==> flow/design.v <==
module fix_mul(
	output reg overflow, 
	output reg [16-1:0] z, 
	input [16-1:0] a, b 
);
reg sign;
reg [16-1:0] abs_a, abs_b;
reg [2*16-1:0] abs_r_result;
always@(*) begin
	sign = a[16-1] ^ b[16-1];
	abs_a = a[16-1] ? ~a + 1 : a;
	abs_b = b[16-1] ? ~b + 1 : b;
	abs_r_result = abs_a[16-1:0] * abs_b[16-1:0];
	z = sign ? ~abs_r_result[16-1+10:10] + 1 : abs_r_result[16-1+10:10];
	if(abs_r_result[2*16-2:16-1+10] > 0) overflow = 1'b1;
	else overflow = 1'b0;
end
endmodule
module fix_div(
	output reg overflow, 
	output reg [16-1:0] z, 
	input [16-1:0] a, b 
);
reg sign;
reg [2*16-1:0] abs_a;
reg [16-1:0] abs_b;
reg [2*16-1:0] abs_r_result;
always@(*) begin
	sign = a[16-1] ^ b[16-1];
	abs_a[16-1:0] = 0;
	abs_a[16-1+10:10] = a[16-1] ? ~a + 1 : a;
	abs_a[2*16-1:16+10] = 0;
	abs_b = b[16-1] ? ~b + 1 : b;
	abs_r_result = abs_a[2*16-1:0] / {{16{1'b0}},abs_b[16-1:0]};
	z = sign ? ~abs_r_result[16-1:0] + 1 : abs_r_result[16-1:0];
	if(abs_r_result[2*16-2:16] > 0 || abs_b == 0) overflow = 1'b1;
	else overflow = 1'b0;
end
endmodule
module fix_add(
	output reg overflow, 
	output reg [16-1:0] z, 
	input [16-1:0] a, b 
);
reg [16:0] ext_a, ext_b, r_result;
always@(*) begin
	ext_a = {a[16-1],a};
	ext_b = {b[16-1],b};
	r_result = ext_a + ext_b;
	z = r_result[16-1:0];
	if(r_result[16] != r_result[16-1]) overflow = 1'b1;
	else overflow = 1'b0;
end
endmodule
module fix_mac(	 
	output overflow, 
	output [16-1:0] z, 
	input [16-1:0] a, b, c 
);
wire u_fix_mul_overflow;
wire [16-1:0] u_fix_mul_z;
fix_mul u_fix_mul(
	.overflow(u_fix_mul_overflow), 
	.z(u_fix_mul_z), 
	.a(a), .b(b) 
);
wire u_fix_add_overflow;
wire [16-1:0] u_fix_add_z;
fix_add u_fix_add(
	.overflow(u_fix_add_overflow), 
	.z(u_fix_add_z), 
	.a(u_fix_mul_z), .b(c) 
);
assign z = u_fix_add_z;
assign overflow = u_fix_mul_overflow | u_fix_add_overflow;
endmodule
module fix_sdc(	 
	output overflow, 
	output [16-1:0] z, 
	input [16-1:0] a, b, c 
);
wire [16-1:0] minus_b = ~b + 1;
wire u_fix_sub_overflow;
wire [16-1:0] u_fix_sub_z;
fix_add u_fix_sub(
	.overflow(u_fix_sub_overflow), 
	.z(u_fix_sub_z), 
	.a(a), .b(minus_b) 
);
wire u_fix_div_overflow;
wire [16-1:0] u_fix_div_z;
fix_div u_fix_div(
	.overflow(u_fix_div_overflow), 
	.z(u_fix_div_z), 
	.a(u_fix_sub_z), .b(c) 
);
assign z = u_fix_div_z;
assign overflow = u_fix_sub_overflow | u_fix_div_overflow;
endmodule
module fixu(
	output reg ack, 
	output reg overflow, 
	output reg [16-1:0] z, 
	input [16-1:0] a, b, c, 
	input fn, 
	input req, 
	input enable, 
	input rstn, clk 
);
reg [16-1:0] u_fix_mac_a, u_fix_mac_b, u_fix_mac_c;
wire [16-1:0] u_fix_mac_z;
wire u_fix_mac_overflow;
fix_mac u_fix_mac(
	.a(u_fix_mac_a), .b(u_fix_mac_b), .c(u_fix_mac_c), 
	.z(u_fix_mac_z), .overflow(u_fix_mac_overflow) 
);
reg [16-1:0] u_fix_sdc_a, u_fix_sdc_b, u_fix_sdc_c;
wire [16-1:0] u_fix_sdc_z;
wire u_fix_sdc_overflow;
fix_sdc u_fix_sdc(
	.a(u_fix_sdc_a), .b(u_fix_sdc_b), .c(u_fix_sdc_c), 
	.z(u_fix_sdc_z), .overflow(u_fix_sdc_overflow)
);
reg [1:0] req_d;
always@(negedge rstn or posedge clk) begin
	if(!rstn) req_d <= 2'b00;
	else if(enable) begin
		req_d[1] <= req_d[0];
		req_d[0] <= req;
	end
end
wire req_x = ^req_d;
reg [4:0] cnt;
always@(negedge rstn or posedge clk) begin
	if(!rstn) begin
		cnt <= 5'd0;
		ack <= 1'b0;
		z <= 0;
		overflow <= 1'b0;
	end
	else if(enable) begin
		if(cnt == 5'd0) begin
			if(req_x) begin
				case(fn)
					1'd0: begin
						cnt <= 5'd2;
						u_fix_mac_a <= a;
						u_fix_mac_b <= b;
						u_fix_mac_c <= c;
					end
					1'd1: begin
						cnt <= 5'd10;
						u_fix_sdc_a <= a;
						u_fix_sdc_b <= b;
						u_fix_sdc_c <= c;
					end
					default: begin
						u_fix_mac_a <= u_fix_mac_a;
						u_fix_mac_b <= u_fix_mac_b;
						u_fix_mac_c <= u_fix_mac_c;
						u_fix_sdc_a <= u_fix_sdc_a;
						u_fix_sdc_b <= u_fix_sdc_b;
						u_fix_sdc_c <= u_fix_sdc_c;
					end
				endcase
			end
		end
		else begin
			cnt <= cnt - 5'd1;
			if(cnt == 5'd1) begin
				ack <= ~ack;
				case(fn)
					1'd0: begin
						z <= u_fix_mac_z;
						overflow <= u_fix_mac_overflow;
					end
					1'd1: begin
						z <= u_fix_sdc_z;
						overflow <= u_fix_sdc_overflow;
					end
					default: begin
						z <= z;
						overflow <= overflow;
					end
				endcase
			end
		end
	end
end
endmodule
module fix_hpf_table(
	input sel_hpf_0p008, sel_hpf_0p002, sel_hpf_0p00025, 
	output [15:0] hpf_b1, hpf_b2, 
	output [15:0] hpf_a1, hpf_a2
);
assign hpf_b1 = sel_hpf_0p008 ? 16'd732		: sel_hpf_0p002 ? 16'd931	: sel_hpf_0p00025 ? 16'd1011	: 16'd1024;
assign hpf_b2 = sel_hpf_0p008 ? -16'd732	: sel_hpf_0p002 ? -16'd931	: sel_hpf_0p00025 ? -16'd1011	: 16'd1024;
assign hpf_a1 = sel_hpf_0p008 ? -16'd1024	: sel_hpf_0p002 ? -16'd1024	: sel_hpf_0p00025 ? -16'd1024	: 16'd1024;
assign hpf_a2 = sel_hpf_0p008 ? 16'd441		: sel_hpf_0p002 ? 16'd838	: sel_hpf_0p00025 ? 16'd998		: 16'd1024;
endmodule
module fix_lpf_table(
	input sel_lpf_0p1875, sel_lpf_0p325, sel_lpf_0p75, 
	output [15:0] lpf_b1, lpf_b2, lpf_b3, lpf_b4, lpf_b5, lpf_b6, 
	output [15:0] lpf_a1, lpf_a2, lpf_a3, lpf_a4, lpf_a5, lpf_a6
);
assign lpf_b1 = sel_lpf_0p1875 ? 16'd30		: sel_lpf_0p325 ? 16'd54	: sel_lpf_0p75 ? 16'd321	: 16'd1024;
assign lpf_b2 = sel_lpf_0p1875 ? -16'd55	: sel_lpf_0p325 ? -16'd3	: sel_lpf_0p75 ? 16'd1362	: 16'd1024;
assign lpf_b3 = sel_lpf_0p1875 ? 16'd33		: sel_lpf_0p325 ? 16'd56	: sel_lpf_0p75 ? 16'd2518	: 16'd1024;
assign lpf_b4 = sel_lpf_0p1875 ? 16'd33		: sel_lpf_0p325 ? 16'd56	: sel_lpf_0p75 ? 16'd2518	: 16'd1024;
assign lpf_b5 = sel_lpf_0p1875 ? -16'd55	: sel_lpf_0p325 ? -16'd3	: sel_lpf_0p75 ? 16'd1362	: 16'd1024;
assign lpf_b6 = sel_lpf_0p1875 ? 16'd30		: sel_lpf_0p325 ? 16'd54	: sel_lpf_0p75 ? 16'd321	: 16'd1024;
assign lpf_a1 = sel_lpf_0p1875 ? 16'd1024	: sel_lpf_0p325 ? 16'd1024	: sel_lpf_0p75 ? 16'd1024	: 16'd1024;
assign lpf_a2 = sel_lpf_0p1875 ? -16'd3507	: sel_lpf_0p325 ? -16'd2266	: sel_lpf_0p75 ? 16'd2270	: 16'd1024;
assign lpf_a3 = sel_lpf_0p1875 ? 16'd5000	: sel_lpf_0p325 ? 16'd2479	: sel_lpf_0p75 ? 16'd2647	: 16'd1024;
assign lpf_a4 = sel_lpf_0p1875 ? -16'd3656	: sel_lpf_0p325 ? -16'd1413	: sel_lpf_0p75 ? 16'd1729	: 16'd1024;
assign lpf_a5 = sel_lpf_0p1875 ? 16'd1366	: sel_lpf_0p325 ? 16'd444	: sel_lpf_0p75 ? 16'd631	: 16'd1024;
assign lpf_a6 = sel_lpf_0p1875 ? -16'd206	: sel_lpf_0p325 ? -16'd53	: sel_lpf_0p75 ? 16'd100	: 16'd1024;
endmodule
module fix_audio_ns(
	output reg ack, 
	output reg overflow, 
	output reg [16-1:0] tx_data, 
	input [16-1:0] rx_data, 
	input [16+16+16+4-1:0] conf, 
	input req, 
	input enable, 
	input rstn, clk 
);
reg [5:0] cst;
localparam
	st_error = (53^(53>>1)),
	st_done = (52^(52>>1)),
	st_vol = (51^(51>>1)), st_load_vol = (50^(50>>1)),
	st_vol_idle = (49^(49>>1)),
	st_kal_update_eec = (48^(48>>1)), st_kal_update_load_eec = (47^(47>>1)),
	st_kal_update_es = (46^(46>>1)), st_kal_update_load_es = (45^(45>>1)),
	st_kal_update_k = (44^(44>>1)),
	st_kal_update_k_load = (43^(43>>1)), st_kal_update_k_1 = (42^(42>>1)),
	st_kal_idle = (40^(40>>1)),
	st_lpf_y0 = (38^(38>>1)), st_lpf_a1 = (37^(37>>1)), 
	st_lpf_a6 = (36^(36>>1)), st_lpf_load_a6 = (35^(35>>1)), 
	st_lpf_a5 = (34^(34>>1)), st_lpf_load_a5 = (33^(33>>1)), 
	st_lpf_a4 = (32^(32>>1)), st_lpf_load_a4 = (31^(31>>1)), 
	st_lpf_a3 = (30^(30>>1)), st_lpf_load_a3 = (29^(29>>1)), 
	st_lpf_a2 = (28^(28>>1)), st_lpf_load_a2 = (27^(27>>1)), 
	st_lpf_b6 = (26^(26>>1)), st_lpf_load_b6 = (25^(25>>1)), 
	st_lpf_b5 = (24^(24>>1)), st_lpf_load_b5 = (23^(23>>1)), 
	st_lpf_b4 = (22^(22>>1)), st_lpf_load_b4 = (21^(21>>1)), 
	st_lpf_b3 = (20^(20>>1)), st_lpf_load_b3 = (19^(19>>1)), 
	st_lpf_b2 = (18^(18>>1)), st_lpf_load_b2 = (17^(17>>1)), 
	st_lpf_b1 = (16^(16>>1)), st_lpf_load_b1 = (15^(15>>1)), 
	st_lpf_shift = (14^(14>>1)),
	st_hpf_y0 = (13^(13>>1)),
	st_hpf_a1 = (12^(12>>1)), st_hpf_load_a1 = (11^(11>>1)), 
	st_hpf_a2 = (10^(10>>1)), st_hpf_load_a2 = (09^(09>>1)), 
	st_hpf_b2 = (08^(08>>1)), st_hpf_load_b2 = (07^(07>>1)), 
	st_hpf_b1 = (06^(06>>1)), st_hpf_load_b1 = (05^(05>>1)), 
	st_hpf_shift = (04^(04>>1)),
	st_in_vol = (03^(03>>1)), st_load_in_vol = (02^(02>>1)),
	st_in_vol_idle = (01^(01>>1)),
	st_idle = (00^(00>>1));
wire [1:0] sel_hpf = conf[1:0];
wire sel_hpf_0p008 = sel_hpf == 2'b11;
wire sel_hpf_0p002 = sel_hpf == 2'b10;
wire sel_hpf_0p00025 = sel_hpf == 2'b01;
wire disable_hpf = sel_hpf == 2'b00;
wire [15:0] hpf_b1, hpf_b2, hpf_a1, hpf_a2;
fix_hpf_table u_fix_hpf_table(
	sel_hpf_0p008, sel_hpf_0p002, sel_hpf_0p00025, 
	hpf_b1, hpf_b2, 
	hpf_a1, hpf_a2
);
wire [1:0] sel_lpf = conf[3:2];
wire sel_lpf_0p75 = sel_lpf == 2'b01;
wire sel_lpf_0p325 = sel_lpf == 2'b10;
wire sel_lpf_0p1875 = sel_lpf == 2'b11;
wire disable_lpf = sel_lpf == 2'b00;
wire [15:0] lpf_b1, lpf_b2, lpf_b3, lpf_b4, lpf_b5, lpf_b6;
wire [15:0] lpf_a1, lpf_a2, lpf_a3, lpf_a4, lpf_a5, lpf_a6;
fix_lpf_table u_fix_lpf_table(
	sel_lpf_0p1875, sel_lpf_0p325, sel_lpf_0p75, 
	lpf_b1, lpf_b2, lpf_b3, lpf_b4, lpf_b5, lpf_b6, 
	lpf_a1, lpf_a2, lpf_a3, lpf_a4, lpf_a5, lpf_a6
);
wire [16-1:0] kal_pnc = conf[16+4-1:4];
wire disable_kal = kal_pnc == {16{1'b0}};
wire [16-1:0] kal_mnc = 16'd1024;
wire [16-1:0] vol = conf[16+16+4-1:16+4];
wire disable_vol = vol == 16'd1024;
wire [16-1:0] in_vol = conf[16+16+16+4-1:16+16+4];
wire disable_in_vol = in_vol == 16'd1024;
wire u_fixu_ack;
wire u_fixu_overflow;
wire [16-1:0] u_fixu_z;
reg [16-1:0] u_fixu_a, u_fixu_b, u_fixu_c;
reg u_fixu_fn;
reg u_fixu_req;
fixu u_fixu(
	.ack(u_fixu_ack), 
	.overflow(u_fixu_overflow), 
	.z(u_fixu_z), 
	.a(u_fixu_a), .b(u_fixu_b), .c(u_fixu_c), 
	.fn(u_fixu_fn), 
	.req(u_fixu_req), 
	.enable(enable), 
	.rstn(rstn), .clk(clk) 
);
reg [1:0] req_d, u_fixu_ack_d;
always@(negedge rstn or posedge clk) begin
	if(!rstn) begin
		req_d <= 2'b00;
		u_fixu_ack_d <= 2'b00;
	end
	else if(enable) begin
		req_d[1] <= req_d[0];
		req_d[0] <= req;
		u_fixu_ack_d[1] <= u_fixu_ack_d[0];
		u_fixu_ack_d[0] <= u_fixu_ack;
	end
end
wire req_x = ^req_d;
wire u_fixu_ack_x = ^u_fixu_ack_d;
reg [16-1:0] data;
reg [16-1:0] hpf_x0, hpf_x1;
reg [16-1:0] hpf_y0, hpf_y1;
reg [16-1:0] lpf_x0, lpf_x1, lpf_x2, lpf_x3, lpf_x4, lpf_x5;
reg [16-1:0] lpf_y0, lpf_y1, lpf_y2, lpf_y3, lpf_y4, lpf_y5;
reg [15:0] kal_k, kal_es, kal_eec;
wire [15:0] kal_es_nst = kal_es;
wire [15:0] kal_eec_nst = kal_eec + kal_pnc;
always@(negedge rstn or posedge clk) begin
	if(!rstn) begin
		cst <= st_idle;
		data <= 0;
		u_fixu_fn <= 1'b0;
		u_fixu_req <= 1'b0;
		u_fixu_a <= 0;
		u_fixu_b <= 0;
		u_fixu_c <= 0;
		hpf_x0 <= 0; hpf_x1 <= 0;
		hpf_y0 <= 0; hpf_y1 <= 0;
		lpf_x0 <= 0; lpf_x1 <= 0; lpf_x2 <= 0; lpf_x3 <= 0; lpf_x4 <= 0; lpf_x5 <= 0;
		lpf_y0 <= 0; lpf_y1 <= 0; lpf_y2 <= 0; lpf_y3 <= 0; lpf_y4 <= 0; lpf_y5 <= 0;
		kal_k <= 0; kal_es <= 0; kal_eec <= 0;
		overflow <= 1'b0;
		ack <= 1'b0;
	end
	else if(enable) begin
		case(cst)
			st_idle: 
				if(req_x) begin
					cst <= st_in_vol_idle;
					data <= rx_data;
					overflow <= 1'b0;
				end
			st_in_vol_idle: begin
				if(disable_in_vol) cst <= st_hpf_shift;
				else cst <= st_load_in_vol;
			end
			st_load_in_vol: begin
				cst <= st_in_vol;
				u_fixu_fn <= 1'b0;
				u_fixu_req <= ~u_fixu_req;
				u_fixu_a <= data;
				u_fixu_b <= in_vol;
				u_fixu_c <= 0;
			end
			st_in_vol:
				if(u_fixu_ack_x) begin
					if(u_fixu_overflow) cst <= st_error;
					else begin
						cst <= st_hpf_shift;
						data <= u_fixu_z;
					end
				end
			st_hpf_shift: begin
				if(disable_hpf) cst <= st_lpf_shift;
				else cst <= st_hpf_load_b1;
				hpf_x0 <= data; hpf_x1 <= hpf_x0;
				hpf_y1 <= hpf_y0;
			end
			st_hpf_load_b1: begin
				cst <= st_hpf_b1;
				u_fixu_fn <= 1'b0;
				u_fixu_req <= ~u_fixu_req;
				u_fixu_a <= hpf_b1;
				u_fixu_b <= hpf_x0;
				u_fixu_c <= 0;
			end
			st_hpf_b1: 
				if(u_fixu_ack_x) begin
					if(u_fixu_overflow) cst <= st_error;
					else cst <= st_hpf_load_b2;
				end
			st_hpf_load_b2: begin
				cst <= st_hpf_b2;
				u_fixu_fn <= 1'b0;
				u_fixu_req <= ~u_fixu_req;
				u_fixu_a <= hpf_b2;
				u_fixu_b <= hpf_x1;
				u_fixu_c <= u_fixu_z;
			end
			st_hpf_b2: 
				if(u_fixu_ack_x) begin
					if(u_fixu_overflow) cst <= st_error;
					else begin
						cst <= st_hpf_load_a2;
						data <= u_fixu_z;
					end
				end
			st_hpf_load_a2: begin
				cst <= st_hpf_a2;
				u_fixu_fn <= 1'b0;
				u_fixu_req <= ~u_fixu_req;
				u_fixu_a <= hpf_a2;
				u_fixu_b <= hpf_y1;
				u_fixu_c <= 0;
			end
			st_hpf_a2: 
				if(u_fixu_ack_x) begin
					if(u_fixu_overflow) cst <= st_error;
					else cst <= st_hpf_load_a1;
				end
			st_hpf_load_a1: begin
				cst <= st_hpf_y0;
				u_fixu_fn <= 1'b1;
				u_fixu_req <= ~u_fixu_req;
				u_fixu_a <= data;
				u_fixu_b <= u_fixu_z;
				u_fixu_c <= hpf_a1;
			end
			st_hpf_y0: 
				if(u_fixu_ack_x) begin
					if(u_fixu_overflow) cst <= st_error;
					else begin
						cst <= st_lpf_shift;
						hpf_y0 <= u_fixu_z;
						data <= u_fixu_z;
					end
				end
			st_lpf_shift: begin
				if(disable_lpf) cst <= st_kal_idle;
				else cst <= st_lpf_load_b1;
				lpf_x0 <= data;
				lpf_x1 <= lpf_x0; lpf_x2 <= lpf_x1; lpf_x3 <= lpf_x2; lpf_x4 <= lpf_x3; lpf_x5 <= lpf_x4;
				lpf_y1 <= lpf_y0; lpf_y2 <= lpf_y1; lpf_y3 <= lpf_y2; lpf_y4 <= lpf_y3; lpf_y5 <= lpf_y4;
			end
			st_lpf_load_b1: begin
				cst <= st_lpf_b1;
				u_fixu_fn <= 1'b0;
				u_fixu_req <= ~u_fixu_req;
				u_fixu_a <= lpf_b1;
				u_fixu_b <= lpf_x0;
				u_fixu_c <= 0;
			end
			st_lpf_b1: 
				if(u_fixu_ack_x) begin
					if(u_fixu_overflow) cst <= st_error;
					else cst <= st_lpf_load_b2;
				end
			st_lpf_load_b2: begin
				cst <= st_lpf_b2;
				u_fixu_fn <= 1'b0;
				u_fixu_req <= ~u_fixu_req;
				u_fixu_a <= lpf_b2;
				u_fixu_b <= lpf_x1;
				u_fixu_c <= u_fixu_z;
			end
			st_lpf_b2: 
				if(u_fixu_ack_x) begin
					if(u_fixu_overflow) cst <= st_error;
					else cst <= st_lpf_load_b3;
				end
			st_lpf_load_b3: begin
				cst <= st_lpf_b3;
				u_fixu_fn <= 1'b0;
				u_fixu_req <= ~u_fixu_req;
				u_fixu_a <= lpf_b3;
				u_fixu_b <= lpf_x2;
				u_fixu_c <= u_fixu_z;
			end
			st_lpf_b3: 
				if(u_fixu_ack_x) begin
					if(u_fixu_overflow) cst <= st_error;
					else cst <= st_lpf_load_b4;
				end
			st_lpf_load_b4: begin
				cst <= st_lpf_b4;
				u_fixu_fn <= 1'b0;
				u_fixu_req <= ~u_fixu_req;
				u_fixu_a <= lpf_b4;
				u_fixu_b <= lpf_x3;
				u_fixu_c <= u_fixu_z;
			end
			st_lpf_b4: 
				if(u_fixu_ack_x) begin
					if(u_fixu_overflow) cst <= st_error;
					else cst <= st_lpf_load_b5;
				end
			st_lpf_load_b5: begin
				cst <= st_lpf_b5;
				u_fixu_fn <= 1'b0;
				u_fixu_req <= ~u_fixu_req;
				u_fixu_a <= lpf_b5;
				u_fixu_b <= lpf_x4;
				u_fixu_c <= u_fixu_z;
			end
			st_lpf_b5: 
				if(u_fixu_ack_x) begin
					if(u_fixu_overflow) cst <= st_error;
					else cst <= st_lpf_load_b6;
				end
			st_lpf_load_b6: begin
				cst <= st_lpf_b6;
				u_fixu_fn <= 1'b0;
				u_fixu_req <= ~u_fixu_req;
				u_fixu_a <= lpf_b6;
				u_fixu_b <= lpf_x5;
				u_fixu_c <= u_fixu_z;
			end
			st_lpf_b6: 
				if(u_fixu_ack_x) begin
					if(u_fixu_overflow) cst <= st_error;
					else begin
						cst <= st_lpf_load_a2;
						data <= u_fixu_z;
					end
				end
			st_lpf_load_a2: begin
				cst <= st_lpf_a2;
				u_fixu_fn <= 1'b0;
				u_fixu_req <= ~u_fixu_req;
				u_fixu_a <= lpf_a2;
				u_fixu_b <= lpf_y1;
				u_fixu_c <= 0;
			end
			st_lpf_a2: 
				if(u_fixu_ack_x) begin
					if(u_fixu_overflow) cst <= st_error;
					else cst <= st_lpf_load_a3;
				end
			st_lpf_load_a3: begin
				cst <= st_lpf_a3;
				u_fixu_fn <= 1'b0;
				u_fixu_req <= ~u_fixu_req;
				u_fixu_a <= lpf_a3;
				u_fixu_b <= lpf_y2;
				u_fixu_c <= u_fixu_z;
			end
			st_lpf_a3: 
				if(u_fixu_ack_x) begin
					if(u_fixu_overflow) cst <= st_error;
					else cst <= st_lpf_load_a4;
				end
			st_lpf_load_a4: begin
				cst <= st_lpf_a4;
				u_fixu_fn <= 1'b0;
				u_fixu_req <= ~u_fixu_req;
				u_fixu_a <= lpf_a4;
				u_fixu_b <= lpf_y3;
				u_fixu_c <= u_fixu_z;
			end
			st_lpf_a4: 
				if(u_fixu_ack_x) begin
					if(u_fixu_overflow) cst <= st_error;
					else cst <= st_lpf_load_a5;
				end
			st_lpf_load_a5: begin
				cst <= st_lpf_a5;
				u_fixu_fn <= 1'b0;
				u_fixu_req <= ~u_fixu_req;
				u_fixu_a <= lpf_a5;
				u_fixu_b <= lpf_y4;
				u_fixu_c <= u_fixu_z;
			end
			st_lpf_a5: 
				if(u_fixu_ack_x) begin
					if(u_fixu_overflow) cst <= st_error;
					else cst <= st_lpf_load_a6;
				end
			st_lpf_load_a6: begin
				cst <= st_lpf_a6;
				u_fixu_fn <= 1'b0;
				u_fixu_req <= ~u_fixu_req;
				u_fixu_a <= lpf_a6;
				u_fixu_b <= lpf_y5;
				u_fixu_c <= u_fixu_z;
			end
			st_lpf_a6: 
				if(u_fixu_ack_x) begin
					if(u_fixu_overflow) cst <= st_error;
					else cst <= st_lpf_a1;
				end
			st_lpf_a1: begin
				cst <= st_lpf_y0;
				u_fixu_fn <= 1'b1;
				u_fixu_req <= ~u_fixu_req;
				u_fixu_a <= data;
				u_fixu_b <= u_fixu_z;
				u_fixu_c <= lpf_a1;
			end
			st_lpf_y0: 
				if(u_fixu_ack_x) begin
					if(u_fixu_overflow) cst <= st_error;
					else begin
						cst <= st_kal_idle;
						lpf_y0 <= u_fixu_z;
						data <= u_fixu_z;
					end
				end
			st_kal_idle: begin
				if(disable_kal) cst <= st_vol_idle;
				else cst <= st_kal_update_k_1;
			end
			st_kal_update_k_1: begin
				cst <= st_kal_update_k_load;
				kal_k <= kal_eec_nst + kal_mnc;
			end
			st_kal_update_k_load: begin
				cst <= st_kal_update_k;
				u_fixu_fn <= 1'b1;
				u_fixu_req <= ~u_fixu_req;
				u_fixu_a <= kal_eec_nst;
				u_fixu_b <= 0;
				u_fixu_c <= kal_k;
			end
			st_kal_update_k: 
				if(u_fixu_ack_x) begin
					if(u_fixu_overflow) cst <= st_error;
					else begin
						cst <= st_kal_update_load_es;
						kal_k <= u_fixu_z;
					end
				end
			st_kal_update_load_es: begin
				cst <= st_kal_update_es;
				u_fixu_fn <= 1'b0;
				u_fixu_req <= ~u_fixu_req;
				u_fixu_a <= kal_k;
				u_fixu_b <= data + (~kal_es_nst + 1);
				u_fixu_c <= kal_es_nst;
			end
			st_kal_update_es: 
				if(u_fixu_ack_x) begin
					if(u_fixu_overflow) cst <= st_error;
					else begin
						cst <= st_kal_update_load_eec;
						kal_es <= u_fixu_z;
					end
				end
			st_kal_update_load_eec: begin
				cst <= st_kal_update_eec;
				u_fixu_fn <= 1'b0;
				u_fixu_req <= ~u_fixu_req;
				u_fixu_a <= ~kal_k + 1;
				u_fixu_b <= kal_eec_nst;
				u_fixu_c <= kal_eec_nst;
			end
			st_kal_update_eec: 
				if(u_fixu_ack_x) begin
					if(u_fixu_overflow) cst <= st_error;
					else begin
						cst <= st_vol_idle;
						kal_eec <= u_fixu_z;
						data <= kal_es;
					end
				end
			st_vol_idle: begin
				if(disable_vol) cst <= st_done;
				else cst <= st_load_vol;
			end
			st_load_vol: begin
				cst <= st_vol;
				u_fixu_fn <= 1'b0;
				u_fixu_req <= ~u_fixu_req;
				u_fixu_a <= data;
				u_fixu_b <= vol;
				u_fixu_c <= 0;
			end
			st_vol:
				if(u_fixu_ack_x) begin
					if(u_fixu_overflow) cst <= st_error;
					else begin
						cst <= st_done;
						data <= u_fixu_z;
					end
				end
			st_error: begin
				cst <= st_done;
				overflow <= 1'b1;
			end
			st_done: begin
				cst <= st_idle;
				tx_data <= data;
				ack <= ~ack;
			end
			default: cst <= st_idle;
		endcase
	end
end
endmodule
From RTL to reports: fix_audio_ns
What the tools print for fix_audio_ns, step after step.
Line numbers count from 1 in the design file above.
Operators carry their Yosys type and port widths (W data, S select, Z words).
Library cell names are shortened.
{"block": "setup", "design": "fix_audio_ns", "clk_port": "clk", "cell_library": "sky130hd", "corner": "tt_025C_1v80"}

Elaborated design
Counts by Yosys on the flattened word-level netlist (proc, flatten, opt, wreduce; memories kept). Register bits leave out memories and registers merged into their read ports (data or address). Print and check cells are left out. Cells with the same type and inputs are merged into one.
{"block": "classes", "add_sub_neg": 15, "n_mul": 1, "div": 1, "n_cmp": 2, "eq_ne": 88, "mux": 113, "bitwise": 19, "reduce_and_logical": 49}
{"block": "op_table", "operator": "$mux W16", "count": 36}
{"block": "op_table", "operator": "$div A26 B16 Y32", "count": 1}
{"block": "op_table", "operator": "$mul A16 B16 Y31", "count": 1}
{"block": "op_table", "operator": "$pmux W16 S20", "count": 1}
{"block": "op_table", "operator": "$pmux W6 S50", "count": 1}
{"block": "op_table", "operator": "$pmux W16 S15", "count": 1}
{"block": "op_table", "operator": "$mux W6", "count": 36}
{"block": "op_table", "operator": "$add A16 B1 Y16 const B", "count": 9}
{"block": "op_table", "operator": "$not A16 Y16", "count": 9}
{"block": "op_table", "operator": "$eq A6 B6 Y1 const B", "count": 20}
{"block": "op_table", "operator": "$pmux W16 S7", "count": 1}
{"block": "op_table", "operator": "$eq A6 B5 Y1 const B", "count": 16}
{"block": "op_table", "operator": "$mux W11", "count": 6}
{"block": "op_table", "operator": "$pmux W16 S2", "count": 2}
{"block": "op_table", "operator": "$ne A2 B2 Y1 const B", "count": 25}
{"block": "op_table", "operator": "$pmux W16 S3", "count": 1}
{"block": "op_table", "operator": "$mux W5", "count": 9}
{"block": "op_table", "operator": "$eq A6 B4 Y1 const B", "count": 7}
{"block": "op_table", "operator": "$mux W12", "count": 3}
{"block": "op_table", "operator": "$add A16 B16 Y17", "count": 2}
{"block": "op_table", "operator": "$eq A16 B11 Y1 const B", "count": 2}
{"block": "op_table", "operator": "$add A16 B16 Y16", "count": 2}
{"block": "op_table", "operator": "$logic_not A16 Y1", "count": 2}
{"block": "op_table", "operator": "$eq A6 B3 Y1 const B", "count": 4}
{"block": "op_table", "operator": "$reduce_and A23 Y1", "count": 1}
{"block": "op_table", "operator": "$reduce_or A21 Y1", "count": 1}
{"block": "op_table", "operator": "$reduce_bool A20 Y1", "count": 1}
{"block": "op_table", "operator": "$reduce_and A4 Y1", "count": 5}
Other operator kinds: 40; their cells: 83.
{"block": "bits", "regBits": 519, "inputBits": 72, "out_inout_bits": 18, "word_cells": 333}

Depth
Yosys ltp: most cells in a row. Word level: on the elaborated netlist, between registers, memories and ports. Mapped: between sequential cells and ports; inverters and the memories' decode and read muxes count.
{"block": "depth", "word_depth": 12, "ABC_AREA": 0, "ltp_mapped": 489, "depth_no_buf": 443}

After synthesis
Source: synth_stat.txt of the flow (Yosys; design flattened, memories mapped). It holds for the ABC_AREA given above (unset counts as 0); a run with the other value may have another netlist.
{"block": "mapped", "stdcells": 7236, "area_um2": 60800.8, "seqArea_um2": 13548.0, "flip_flops": 519, "buffers": 286}
{"block": "types", "cell_type": "dfrtp_1", "count": 407, "type_area_um2": 1.02E+04}
{"block": "types", "cell_type": "ha_1", "count": 563, "type_area_um2": 7.04E+03}
{"block": "types", "cell_type": "mux2_2", "count": 356, "type_area_um2": 4.01E+03}
{"block": "types", "cell_type": "fa_1", "count": 197, "type_area_um2": 3.94E+03}
{"block": "types", "cell_type": "edfxtp_1", "count": 112, "type_area_um2": 3.36E+03}
{"block": "types", "cell_type": "nand2_1", "count": 743, "type_area_um2": 2.79E+03}
{"block": "types", "cell_type": "xnor2_1", "count": 293, "type_area_um2": 2.57E+03}
{"block": "types", "cell_type": "nor2_1", "count": 656, "type_area_um2": 2.46E+03}
{"block": "types", "cell_type": "a21oi_1", "count": 453, "type_area_um2": 2.27E+03}
{"block": "types", "cell_type": "o21ai_0", "count": 413, "type_area_um2": 2.07E+03}
{"block": "types", "cell_type": "inv_1", "count": 387, "type_area_um2": 1.45E+03}
{"block": "types", "cell_type": "xor2_1", "count": 159, "type_area_um2": 1.39E+03}
{"block": "types", "cell_type": "a21o_1", "count": 167, "type_area_um2": 1.25E+03}
{"block": "types", "cell_type": "nor3_1", "count": 198, "type_area_um2": 990.95}
{"block": "types", "cell_type": "o21a_1", "count": 123, "type_area_um2": 923.386}
{"block": "types", "cell_type": "o31ai_1", "count": 114, "type_area_um2": 855.821}
{"block": "types", "cell_type": "clkbuf_1", "count": 221, "type_area_um2": 829.546}
{"block": "types", "cell_type": "nand3_1", "count": 139, "type_area_um2": 695.667}
Not listed: further types 111, cells in them 1535.
The figures by module come from a second, unflattened synthesis with its own total; it is not the netlist above.
{"block": "unflattened", "hier_cells": 8246, "area_unflattened_um2": 66134.7}
Each row is one instance without its submodules.
{"block": "by_module", "module": "fix_div", "n_inst": 1, "n_cells": 3762, "area_um2": 25976.2, "mod_seq_area_um2": 0.0}
{"block": "by_module", "module": "fix_audio_ns", "n_inst": 1, "n_cells": 2620, "area_um2": 22685.5, "mod_seq_area_um2": 10039.6}
{"block": "by_module", "module": "fix_mul", "n_inst": 1, "n_cells": 1196, "area_um2": 9658.0, "mod_seq_area_um2": 0.0}
{"block": "by_module", "module": "fixu", "n_inst": 1, "n_cells": 190, "area_um2": 4149.0, "mod_seq_area_um2": 3508.4}
{"block": "by_module", "module": "fix_add", "n_inst": 2, "n_cells": 87, "area_um2": 719.4, "mod_seq_area_um2": 0.0}
{"block": "by_module", "module": "fix_lpf_table", "n_inst": 1, "n_cells": 196, "area_um2": 1433.9, "mod_seq_area_um2": 0.0}
{"block": "by_module", "module": "fix_hpf_table", "n_inst": 1, "n_cells": 68, "area_um2": 486.7, "mod_seq_area_um2": 0.0}
{"block": "by_module", "module": "fix_sdc", "n_inst": 1, "n_cells": 39, "area_um2": 300.3, "mod_seq_area_um2": 0.0}
{"block": "by_module", "module": "fix_mac", "n_inst": 1, "n_cells": 1, "area_um2": 6.3, "mod_seq_area_um2": 0.0}

Worst setup path after synthesis
OpenSTA on the mapped netlist: ideal clock, no wires. The path of least setup slack (recovery checks aside). Input and output delay are each 20% of the period. Register names are those of the netlist, which keeps one name where synthesis merged equal registers.
{"block": "synth_timing", "path_type": "reg-to-reg", "start": "reg u_fixu.u_fix_sdc_c[0]", "end": "reg u_fixu.z[14]", "tclk_ns": 90.0, "setup_ns": 0.135, "t_first_pin_ns": 0.000, "arrival_ns": 92.622, "required_time_ns": 89.865, "path_slack_ns": -2.757, "delay_ns": 92.757, "driving_pins": 468, "n_path_buf": 49, "period_less_setup_slack_ns": 92.757}
"delay_ns" = arrival - input delay + setup time.
"driving_pins": output pins that drive a net of the path, with the launching flip-flop's if there is one; two outputs of one cell count as two.
"period_less_setup_slack_ns" is the clock period less the worst setup slack; recovery checks do not enter. This is arithmetic on one report: input and output delays are still those of the set period (20% each).
Between the ends stands the longest chain of elaborated cells between them, by number of cells; it is not shown to be the way that was timed. Of several equally long chains one is given.
A line is the first line of the expression or statement that the cell stems from. Yosys adds cells for indexed reads and writes and turns some case tables into memories.
A register here has more assigning lines than the two given.
{"block": "synth_via", "path_cell_list": "edfxtp_1 -> clkbuf_1 -> clkbuf_1 -> inv_1 -> clkbuf_1 -> ha_1 -> nor3b_2 -> a41oi_1 -> xnor2_1 -> nand4_2 -> or3_1 -> buf_2 -> or3_1 -> nor2_1 -> ha_1 -> o31ai_1 -> o21ai_0 -> nand2b_1 -> [432 not listed] -> nor2_1 -> a21oi_1 -> ha_1 -> a21o_1 -> a21o_1 -> a21oi_1 -> o211ai_1 -> or3b_2 -> or4_1 -> nand4b_1 -> nor4_1 -> ha_1 -> nand3_1 -> nor2_1 -> a41oi_1 -> xor2_1 -> a21oi_1 -> o21ai_0", "elab_chain_cells": 8, "cells_between": 8, "lines_between": 4, "classes_between": "add/sub: 2; div: 1; mux: 3; logic: 2"}
{"block": "synth_rtl", "element": "from (decl)", "line_no": 117, "text": "reg [16-1:0] u_fix_sdc_a, u_fix_sdc_b, u_fix_sdc_c;"}
{"block": "synth_rtl", "element": "from (assign)", "line_no": 155, "text": "u_fix_sdc_c <= c;"}
{"block": "synth_rtl", "element": "from (assign)", "line_no": 163, "text": "u_fix_sdc_c <= u_fix_sdc_c;"}
{"block": "synth_rtl", "element": "$not A16 Y16", "line_no": 33, "text": "abs_b = b[16-1] ? ~b + 1 : b;"}
{"block": "synth_rtl", "element": "$add A16 B1 Y16", "line_no": 33}
{"block": "synth_rtl", "element": "$mux W16", "line_no": 33}
{"block": "synth_rtl", "element": "$div A26 B16 Y32", "line_no": 34, "text": "abs_r_result = abs_a[2*16-1:0] / {{16{1'b0}},abs_b[16-1:0]};"}
{"block": "synth_rtl", "element": "$not A16 Y16", "line_no": 35, "text": "z = sign ? ~abs_r_result[16-1:0] + 1 : abs_r_result[16-1:0];"}
{"block": "synth_rtl", "element": "$add A16 B1 Y16", "line_no": 35}
{"block": "synth_rtl", "element": "$mux W16", "line_no": 35}
{"block": "synth_rtl", "element": "$pmux W16 S2", "line_no": 172, "text": "case(fn)"}
{"block": "synth_rtl", "element": "to (assign)", "line_no": 174, "text": "z <= u_fix_mac_z;"}
{"block": "synth_rtl", "element": "to (assign)", "line_no": 178, "text": "z <= u_fix_sdc_z;"}
{"block": "synth_rtl", "element": "to (decl)", "line_no": 103, "text": "output reg [16-1:0] z,"}

Timing after layout
From the final timing report of job 1: the path of least setup slack in the routed layout; clock arrival at registers is part of the times.
{"block": "layout_timing", "path_type": "reg-to-reg", "start": "reg u_fixu.u_fix_sdc_c[1]", "end": "reg u_fixu.z[6]", "tclk_ns": 92.4, "setup_ns": 0.08, "t_first_pin_ns": 0.62, "arrival_ns": 88.45, "required_time_ns": 92.94, "path_slack_ns": 4.49, "driving_pins": 440, "n_path_buf": 22}
Between the ends stands the longest chain of elaborated cells between them, by number of cells; it is not shown to be the way that was timed. Of several equally long chains one is given.
A register here has more assigning lines than the two given.
{"block": "layout_via", "path_cell_list": "edfxtp_1 -> inv_1 -> ha_1 -> or3b_1 -> nor4_4 -> a221o_1 -> o21ai_2 -> or3_1 -> or3_1 -> nor2_1 -> ha_1 -> o31ai_1 -> o21ai_0 -> nand2b_1 -> nor2_1 -> ha_1 -> o211a_1 -> a211oi_2 -> [404 not listed] -> a21oi_1 -> o21ai_0 -> ha_1 -> a21o_1 -> a21oi_1 -> o21ai_0 -> o21ai_1 -> or3b_2 -> or4_1 -> nand4b_1 -> nor4_4 -> ha_1 -> nand3_2 -> nor2_4 -> a21oi_1 -> xnor2_1 -> a21oi_1 -> o21ai_0", "elab_chain_cells": 8, "cells_between": 8, "lines_between": 4, "classes_between": "add/sub: 2; div: 1; mux: 3; logic: 2"}
{"block": "layout_rtl", "element": "from (decl)", "line_no": 117, "text": "reg [16-1:0] u_fix_sdc_a, u_fix_sdc_b, u_fix_sdc_c;"}
{"block": "layout_rtl", "element": "from (assign)", "line_no": 155, "text": "u_fix_sdc_c <= c;"}
{"block": "layout_rtl", "element": "from (assign)", "line_no": 163, "text": "u_fix_sdc_c <= u_fix_sdc_c;"}
{"block": "layout_rtl", "element": "$not A16 Y16", "line_no": 33, "text": "abs_b = b[16-1] ? ~b + 1 : b;"}
{"block": "layout_rtl", "element": "$add A16 B1 Y16", "line_no": 33}
{"block": "layout_rtl", "element": "$mux W16", "line_no": 33}
{"block": "layout_rtl", "element": "$div A26 B16 Y32", "line_no": 34, "text": "abs_r_result = abs_a[2*16-1:0] / {{16{1'b0}},abs_b[16-1:0]};"}
{"block": "layout_rtl", "element": "$not A16 Y16", "line_no": 35, "text": "z = sign ? ~abs_r_result[16-1:0] + 1 : abs_r_result[16-1:0];"}
{"block": "layout_rtl", "element": "$add A16 B1 Y16", "line_no": 35}
{"block": "layout_rtl", "element": "$mux W16", "line_no": 35}
{"block": "layout_rtl", "element": "$pmux W16 S2", "line_no": 172, "text": "case(fn)"}
{"block": "layout_rtl", "element": "to (assign)", "line_no": 174, "text": "z <= u_fix_mac_z;"}
{"block": "layout_rtl", "element": "to (assign)", "line_no": 178, "text": "z <= u_fix_sdc_z;"}
{"block": "layout_rtl", "element": "to (decl)", "line_no": 103, "text": "output reg [16-1:0] z,"}

--- measured runs ---
fix_audio_ns through Yosys and OpenROAD on sky130hd: 5 stored runs, unordered, with their settings and measured results. The constraints put input and output delay at 20% of the set period each and load the outputs with 0.01 pF.
"period_less_ws_ns": clock period set for the run, less the worst setup slack. It is reckoned from that one timing run; input and output delays stay at 20% of the period that was set.
"worst_path_time_ns": the worst setup path's part of the clock period (all of it between registers, 20% less for each end at a port) less its slack. A launch clock that arrives late makes it longer, a capture clock that arrives late makes it shorter.

{"run": "job 1", "settings": { "CELL_PAD_IN_SITES_DETAIL_PLACEMENT": 1, "CORE_ASPECT_RATIO": 1.36, "CORE_MARGIN": 8, "CORE_UTILIZATION": 27, "HOLD_SLACK_MARGIN": 0.17, "PLACE_DENSITY": 0.37, "SETUP_SLACK_MARGIN": -2.0, "SLEW_MARGIN": 5, "period_ns": 92.4, "CAP_MARGIN": 20 }, "results": { "die_um2": 240810.0, "post_synth_area_um2": 60800.8, "layout_utilization_pct": 30.9, "period_less_ws_ns": 87.906, "worst_path_time_ns": 87.91, "worstPathKind": "reg-to-reg", "final_stdcell_area_um2": 69390.3, "timing.setup.ws_ns": 4.494 }}
{"run": "job 2", "settings": { "CORE_UTILIZATION": 40, "period_ns": 145.0, "CAP_MARGIN": 20, "CORE_MARGIN": 2, "SLEW_MARGIN": 20 }, "results": { "die_um2": 155138.0, "post_synth_area_um2": 60800.8, "layout_utilization_pct": 43.9, "period_less_ws_ns": 102.299, "worst_path_time_ns": 102.30, "worstPathKind": "reg-to-reg", "final_stdcell_area_um2": 66437.5, "timing.setup.ws_ns": 42.701 }}
{"run": "job 3", "settings": { "CAP_MARGIN": 35, "CELL_PAD_IN_SITES_DETAIL_PLACEMENT": 1, "CELL_PAD_IN_SITES_GLOBAL_PLACEMENT": 2, "CORE_MARGIN": 10, "CORE_UTILIZATION": 66, "GPL_ROUTABILITY_DRIVEN": 0, "MAX_ROUTING_LAYER": "met5", "PLACE_DENSITY_LB_ADDON": 0.03, "SLEW_MARGIN": 25, "period_ns": 67.7 }, "outcome": "not finished: placement ended with error FLW-0024"}
{"run": "job 4", "settings": { "ABC_AREA": 0, "CELL_PAD_IN_SITES_GLOBAL_PLACEMENT": 3, "CORE_MARGIN": 8, "CORE_UTILIZATION": 55, "CTS_CLUSTER_SIZE": 18, "GPL_TIMING_DRIVEN": 0, "MAX_ROUTING_LAYER": "met4", "PLACE_DENSITY_LB_ADDON": 0.07, "SLEW_MARGIN": 15, "TNS_END_PERCENT": 15, "period_ns": 69.3, "CAP_MARGIN": 20 }, "outcome": "not finished: placement ended with error FLW-0024"}
{"run": "job 5", "settings": { "CORE_UTILIZATION": 40, "SETUP_SLACK_MARGIN": 5.0, "period_ns": 86.2, "CAP_MARGIN": 20, "CORE_MARGIN": 2, "SLEW_MARGIN": 20 }, "results": { "die_um2": 155138.0, "post_synth_area_um2": 60800.8, "layout_utilization_pct": 48.2, "period_less_ws_ns": 78.800, "worst_path_time_ns": 78.80, "worstPathKind": "reg-to-reg", "final_stdcell_area_um2": 72940.0, "timing.setup.ws_ns": 7.400 }}
--- end ---
